==> flow/design.v <==
module alu(
    output[16 - 1:0] data_out,
	 output 							  valid_out,
	 output 							  cmd_out,
	 input [16 - 1:0] data_in,
	 input 							  valid_in,
	 input 							  cmd_in,
	 output 									 amm_read,
	 output[8 - 1:0] amm_address,
	 input [8 - 1:0] amm_readdata,
	 input 									 amm_waitrequest,
	 input[1:0] 							 amm_response,
	 input clk,
	 input rst_n
    );
	reg[2:0] state;
	reg[5:0] nof_operands; 				 
	reg[3:0] opcode; 						 
	reg[7:0] operand[0:63];				 
	reg error;								 
	reg[11:0] result;						 
	reg[5:0] last_index;					 
	reg[5:0] current_index;				 
	reg[5:0] nof;							 
	reg      first_indirect;			 
	reg[7:0] shiftop1, shiftop2;
	wire[1:0] mod = data_in[9:8];		 
	wire[7:0] operand_dir = data_in[7:0];
	wire[7:0] cur_address = operand[current_index];
	wire      bad_address = (cur_address > 'h0F && cur_address < 'h30) || (cur_address > 'h7F && cur_address < 'hA0);
	wire      payload_beat = valid_in && !cmd_in;
	always @(posedge clk) begin
		if(!rst_n) begin
			state <= 3'd0;
		end
		else begin
		case(state)
			3'd0: begin
						if(cmd_in == 1 && valid_in == 1) begin
							opcode <= data_in[11:8];
							nof_operands <= data_in[5:0];
							nof <= data_in[5:0];
							last_index <= 0;
							current_index <= 0;
							first_indirect <= 0;
							shiftop1 <= 0;
							shiftop2 <= 0;
							error <= 0;
							result <= (data_in[11:8] == 1) ? 12'hFFF : 12'h000;
							state <= 3'd1;
							if(data_in[5:0] == 0) begin
								error <= 1;
								state <= 3'd2;
							end
							if(data_in[5:0] != 1 && (data_in[11:8] == 4 || data_in[11:8] == 5 || data_in[11:8] == 6 || data_in[11:8] == 7)) begin
								error <= 1;
								state <= 3'd2;
							end
							if(data_in[5:0] != 2 && (data_in[11:8] == 8 || data_in[11:8] == 9))
								error <= 1;
						end
			end
			3'd1: begin
						if(payload_beat) begin
							if(mod == 2'b00) begin
								case(opcode)
									0: result <= result + operand_dir;
									1: result <= result & operand_dir;
									2:  result <= result | operand_dir;
									3: result <= result ^ operand_dir;
									4: result <= ~{4'b0, operand_dir};
									5: result <= operand_dir + 12'd1;
									6: result <= operand_dir - 12'd1;
									7: result <= ~{4'b0, operand_dir} + 12'd1;
									8, 9: begin
										if(nof == nof_operands) shiftop1 <= operand_dir;
										else shiftop2 <= operand_dir;
									end
									default: ;
								endcase
							end
							if(mod == 2'b01) begin
								operand[last_index] <= operand_dir;
								last_index <= last_index + 1;
								if(nof == nof_operands) first_indirect <= 1;
							end
							nof <= nof - 1;
							if(nof == 1) begin
								if(error || (last_index == 0 && mod != 2'b01))
									state <= 3'd2;
								else
									state <= 3'd4;
							end
						end
			end
			3'd4: begin
				if(bad_address) begin
					error <= 1;
					state <= 3'd2;
				end
				else if(amm_waitrequest == 0) begin
					if(amm_response != 2'b00) begin
						error <= 1;
						state <= 3'd2;
					end
					else begin
						current_index <= current_index + 1;
						case(opcode)
							0: result <= result + amm_readdata;
							1: result <= result & amm_readdata;
							2:  result <= result | amm_readdata;
							3: result <= result ^ amm_readdata;
							4: result <= ~{4'b0, amm_readdata};
							5: result <= amm_readdata + 12'd1;
							6: result <= amm_readdata - 12'd1;
							7: result <= ~{4'b0, amm_readdata} + 12'd1;
							8, 9: begin
								if(first_indirect && current_index == 0) shiftop1 <= amm_readdata;
								else shiftop2 <= amm_readdata;
							end
							default: ;
						endcase
						if(current_index + 1 == last_index)
							state <= 3'd2;
					end
				end
			end
			3'd2: state <= 3'd3;
			default: state <= 3'd0;
		endcase
		end
	end
	reg[16 - 1:0]  		reg_data_out;
	reg 							  		reg_valid_out;
	reg 							  		reg_cmd_out;
	reg[11:0]                     final_result;
	always @(*) begin
		final_result = result;
		if(opcode == 4 || opcode == 7)
			final_result = {4'b0, result[7:0]};
		if(opcode == 8)
			final_result = {4'b0, shiftop1} >> shiftop2;
		if(opcode == 9)
			final_result = {4'b0, shiftop1 << shiftop2};
		if(error == 1)
			final_result = 12'hBAD;
		reg_data_out = 0;
		reg_valid_out = 0;
		reg_cmd_out = 0;
		if(state == 3'd2) begin
			reg_data_out[4] = error;
			reg_data_out[3:0] = opcode;
			reg_valid_out = 1;
			reg_cmd_out = 1;
		end
		if(state == 3'd3) begin
			reg_data_out[11:0] = final_result;
			reg_valid_out = 1;
		end
	end
	assign data_out = reg_data_out;
	assign valid_out = reg_valid_out;
	assign cmd_out = reg_cmd_out;
	assign amm_address = cur_address;
	assign amm_read = (state == 3'd4) && !bad_address;
endmodule
* Reports on alu
What the tools print for alu, step after step.
Line numbers count from 1 in the design file above.
Cell names lack the library's common part.
The mark - stands for no value.
- Top module :: alu
- Clock :: clk
- Cell library :: sky130hd
- Library corner :: tt_025C_1v80

* Elaborated design
Source: Yosys, flattened and elaborated, memories not mapped. Widths are those after wreduce. Print and check cells do not count. Equal cells are merged and count once.
Yosys's memory passes give these memory sizes; they may raise the number of words (mostly to a power of two), join words into wider ones and drop unused or constant bits.
- Bits in registers :: 61
- RAM bits :: 512
- Word width x clocked read ports :: 8
- Memory cells :: 1
- Bits of input ports :: 31
- Output and inout bits :: 27
- Elaborated cells :: 210
- $add $sub $neg :: 11
- Order comparisons :: 4
- Eq/ne operators :: 46
- Shift-type cells :: 2
- Multiplexer cells :: 88
- Bitwise operators :: 8
- Reduce/logical cells :: 39
** Memory list
- operand :: words 64, bits a word 8, read ports 1, wr ports 1, RTL line 19 : reg[7:0] operand[0:63];
** Operators by type and width (number)
- 12-bit parallel mux with 8-bit select :: 2
- 8-bit two-way mux :: 23
- 12-bit two-way mux :: 12
- 6-bit two-way mux :: 13
- 8-bit parallel mux with 3-bit select :: 2
- 12-bit parallel mux with 3-bit select :: 1
- 6-bit parallel mux with 2-bit select :: 3
- 4-bit by 3-bit equality test with 1-bit output (second input constant) :: 8
- 2-bit inequality test (second input constant) :: 14
- 12-bit by 1-bit adder with 12-bit output (second input constant) :: 2
- 12-bit by 8-bit adder with 12-bit output :: 2
- 12-bit by 8-bit bitwise AND with 12-bit output :: 2
- 12-bit by 8-bit bitwise OR with 12-bit output :: 2
- 12-bit by 8-bit bitwise XOR with 12-bit output :: 2
- 12-bit AND reduction :: 2
- 8-bit inverter with 12-bit output :: 2
- 3-bit two-way mux :: 8
- 6-bit logical NOT :: 3
- 8-bit by 1-bit adder with 9-bit output (second input constant) :: 2
- 8-bit by 1-bit subtractor with 9-bit output (second input constant) :: 2
- 9-bit inequality test (second input constant) :: 2
- 1-bit two-way mux :: 18
- 4-bit equality test (second input constant) :: 4
- 5-bit AND reduction :: 3
- 6-bit AND reduction :: 2
- 8-bit by 8-bit right shift with 12-bit output :: 1
- 3-bit parallel mux with 4-bit select :: 1
- 10-bit AND reduction :: 1
Other operator kinds: 36; their cells: 59.

* Logic depth
Depth = most cells in a row (Yosys ltp): at word level without a register or memory, in the mapped netlist without a sequential cell, where the memories' decode and read muxes count.
- Depth in word-level cells :: 9
- ABC_AREA :: 0
- Depth in mapped cells :: 14
- Depth with buffers taken out :: 11

* Netlist
Yosys stat after the flow's synthesis: flattened, memories mapped to cells. It holds for the ABC_AREA given above (unset counts as 0); a run with the other value may have another netlist.
- Mapped cells :: 1730
- Chip area (Yosys) :: 26660.6 um^2
- Sequential area :: 17336.6 um^2
- Mapped flip-flops :: 581
- Buffer cells :: 107
** Cell types
- edfxtp_1 :: number 570, total area 1.71E+04 um^2
- mux4_2 :: number 150, total area 3378.24 um^2
- ha_1 :: number 44, total area 550.528 um^2
- nor2_1 :: number 135, total area 506.736 um^2
- o21ai_0 :: number 84, total area 420.403 um^2
- nand2_1 :: number 103, total area 386.621 um^2
- a21oi_1 :: number 69, total area 345.331 um^2
- xnor2_1 :: number 39, total area 341.578 um^2
- clkbuf_1 :: number 63, total area 236.477 um^2
- mux2i_1 :: number 23, total area 230.221 um^2
- dfxtp_1 :: number 11, total area 220.211 um^2
- nand3_1 :: number 38, total area 190.182 um^2
- inv_1 :: number 50, total area 187.68 um^2
- nor3_1 :: number 29, total area 145.139 um^2
- buf_6 :: number 11, total area 123.869 um^2
- xor2_1 :: number 14, total area 122.618 um^2
- nor2b_1 :: number 17, total area 106.352 um^2
- a222oi_1 :: number 10, total area 100.096 um^2
Other cell types: 52; their cells: 270.

* Path before layout
OpenSTA on the mapped netlist: ideal clock, no wires. The path of least setup slack (recovery checks aside). Input and output delay are each 20% of the period. Register names are those of the netlist, which keeps one name where synthesis merged equal registers.
- Kind :: flip-flop to output port
- Start point :: register (no name shown)
- End point :: output port amm_address[0]
- Period :: 10.0 ns
- Output delay :: 2.000 ns
- Time at the first pin :: 0.000 ns
- Data arrival time :: 2.965 ns
- Required time :: 8.000 ns
- Setup slack :: 5.035 ns
- Path delay :: 2.965 ns
- Stages :: 9
- Buffers on the path :: 5
- Period reached after synthesis :: 4.965 ns
"path delay" is the arrival time less input delay plus setup time.
At an output port there is no setup time.
"stages" counts driving pins, that of a launching flip-flop among them; a cell with two outputs on the path counts twice.
"period reached after synthesis" = period - worst setup slack (recovery checks aside). The figure is calculated, with input and output delays left at 20% of the set period.
- Cells stage by stage :: dfxtp_1 -> buf_2 -> buf_2 -> buf_2 -> clkbuf_1 -> buf_1 -> mux4_2 -> mux4_2 -> mux4_2
** Ends and longest elaborated chain, after synthesis
- end, declared :: RTL line 9 : output[8 - 1:0] amm_address,
Chain of elaborated cells between the ends: none given.

* Path in the finished layout
From the final timing report of flow run A: the path of least setup slack in the routed layout; clock arrival at registers is part of the times.
- Kind :: flip-flop to output port
- Start point :: register (no name shown)
- End point :: output port amm_read
- Period :: 10.0 ns
- Output delay :: 2.00 ns
- Time at the first pin :: 0.61 ns
- Data arrival time :: 4.92 ns
- Required time :: 8.00 ns
- Setup slack :: 3.08 ns
- Stages :: 11
- Buffers on the path :: 3
- Cells stage by stage :: dfxtp_4 -> buf_4 -> mux4_2 -> mux2i_1 -> nand3b_1 -> a311oi_1 -> a211o_1 -> a21oi_1 -> buf_4 -> nor2_1 -> clkdlybuf4s50_1
** Ends and longest elaborated chain, post-layout
- end, declared :: RTL line 8 : output amm_read,
Chain of elaborated cells between the ends: none given.

Flow measurements of alu on sky130hd: 3 stored runs with different settings, listed in no order. Input and output delays are each 20% of the period that was set; the output load is 0.01 pF.
"period achieved": clock period set for the run, less the worst setup slack. It is reckoned from that one timing run; input and output delays stay at 20% of the period that was set.
"worst setup path time" = time allowed to the worst setup path (clock period - input delay - output delay, where it has them) - its slack; a late launch clock adds to it, a late capture clock takes from it.

* Flow run A
** Files
==> flow/run.sh <==
#!/bin/bash
# the make line also repeats the synthesis and layout settings of config.mk as NAME=value (left out here)
make -C /OpenROAD-flow-scripts/flow DESIGN_CONFIG=/design/flow/config.mk WORK_HOME=/design/flow/orfs CLKGATE_MAP_FILE= finish
==> flow/config.mk <==
export PLATFORM = sky130hd
export DESIGN_NAME = alu
export DESIGN_NICKNAME = alu
export VERILOG_FILES = /design/flow/design.v
export SDC_FILE = /design/flow/constraint.sdc
export NUM_CORES = 4
export LEC_CHECK = 0
export CAP_MARGIN = 20
export CORE_MARGIN = 2
export CORE_UTILIZATION = 40
export PLACE_DENSITY = 0.6
export SLEW_MARGIN = 20
==> flow/constraint.sdc <==
create_clock -name core_clock -period 10.0 [get_ports {clk}]
set_input_delay 2.0000 -clock core_clock [delete_from_list [all_inputs] [get_ports {clk}]]
set_output_delay 2.0000 -clock core_clock [all_outputs]
set_load 0.01 [all_outputs]
** Results
- Die size :: 68733.1 um^2
- Worst setup path time :: 4.92 ns
- Class of the worst setup path :: flip-flop to output port
- Mapped cell area after synthesis :: 26660.6 um^2
- Worst setup slack after layout :: 3.078 ns
- Period achieved :: 6.922 ns
- Standard-cell area after routing :: 29877.4 um^2
- Worst-case hold slack :: 0.541 ns

* Flow run B
** Files
==> flow/run.sh <==
#!/bin/bash
# the make line also repeats the synthesis and layout settings of config.mk as NAME=value (left out here)
make -C /OpenROAD-flow-scripts/flow DESIGN_CONFIG=/design/flow/config.mk WORK_HOME=/design/flow/orfs CLKGATE_MAP_FILE= finish
==> flow/config.mk <==
export PLATFORM = sky130hd
export DESIGN_NAME = alu
export DESIGN_NICKNAME = alu
export VERILOG_FILES = /design/flow/design.v
export SDC_FILE = /design/flow/constraint.sdc
export NUM_CORES = 4
export LEC_CHECK = 0
export CAP_MARGIN = 10
export CELL_PAD_IN_SITES_GLOBAL_PLACEMENT = 3
export CORE_ASPECT_RATIO = 0.61
export CORE_MARGIN = 2
export CORE_UTILIZATION = 41
export GPL_ROUTABILITY_DRIVEN = 1
export MAX_ROUTING_LAYER = met4
export PLACE_DENSITY_LB_ADDON = 0.18
export SLEW_MARGIN = 20
==> flow/constraint.sdc <==
create_clock -name core_clock -period 4.92 [get_ports {clk}]
set_input_delay 0.9840 -clock core_clock [delete_from_list [all_inputs] [get_ports {clk}]]
set_output_delay 0.9840 -clock core_clock [all_outputs]
set_load 0.01 [all_outputs]
** Results
- Worst setup slack after layout :: 0.106 ns
- Mapped cell area after synthesis :: 26660.6 um^2
- Standard-cell area after routing :: 30454.2 um^2
- Period achieved :: 4.814 ns
- Worst setup path time :: 3.83 ns
- Class of the worst setup path :: flip-flop to output port
- Worst-case hold slack :: 0.668 ns
- Die size :: 67145.0 um^2

* Flow run C
** Files
==> flow/run.sh <==
#!/bin/bash
# the make line also repeats the synthesis and layout settings of config.mk as NAME=value (left out here)
make -C /OpenROAD-flow-scripts/flow DESIGN_CONFIG=/design/flow/config.mk WORK_HOME=/design/flow/orfs CLKGATE_MAP_FILE= finish
==> flow/config.mk <==
export PLATFORM = sky130hd
export DESIGN_NAME = alu
export DESIGN_NICKNAME = alu
export VERILOG_FILES = /design/flow/design.v
export SDC_FILE = /design/flow/constraint.sdc
export NUM_CORES = 4
export LEC_CHECK = 0
export ABC_AREA = 1
export CAP_MARGIN = 20
export CELL_PAD_IN_SITES_DETAIL_PLACEMENT = 1
export CORE_MARGIN = 8
export CORE_UTILIZATION = 40
export CTS_CLUSTER_DIAMETER = 268
export HOLD_SLACK_MARGIN = 0.27
export PLACE_DENSITY = 0.6
export SLEW_MARGIN = 20
==> flow/constraint.sdc <==
create_clock -name core_clock -period 5.68 [get_ports {clk}]
set_input_delay 1.1360 -clock core_clock [delete_from_list [all_inputs] [get_ports {clk}]]
set_output_delay 1.1360 -clock core_clock [all_outputs]
set_load 0.01 [all_outputs]
** Results
- Worst-case hold slack :: 0.447 ns
- Worst setup path time :: 4.04 ns
- Class of the worst setup path :: flip-flop to output port
- Standard-cell area after routing :: 30371.6 um^2
- Period achieved :: 5.174 ns
- Die size :: 76507.6 um^2
- Mapped cell area after synthesis :: 27164.8 um^2
- Worst setup slack after layout :: 0.506 ns
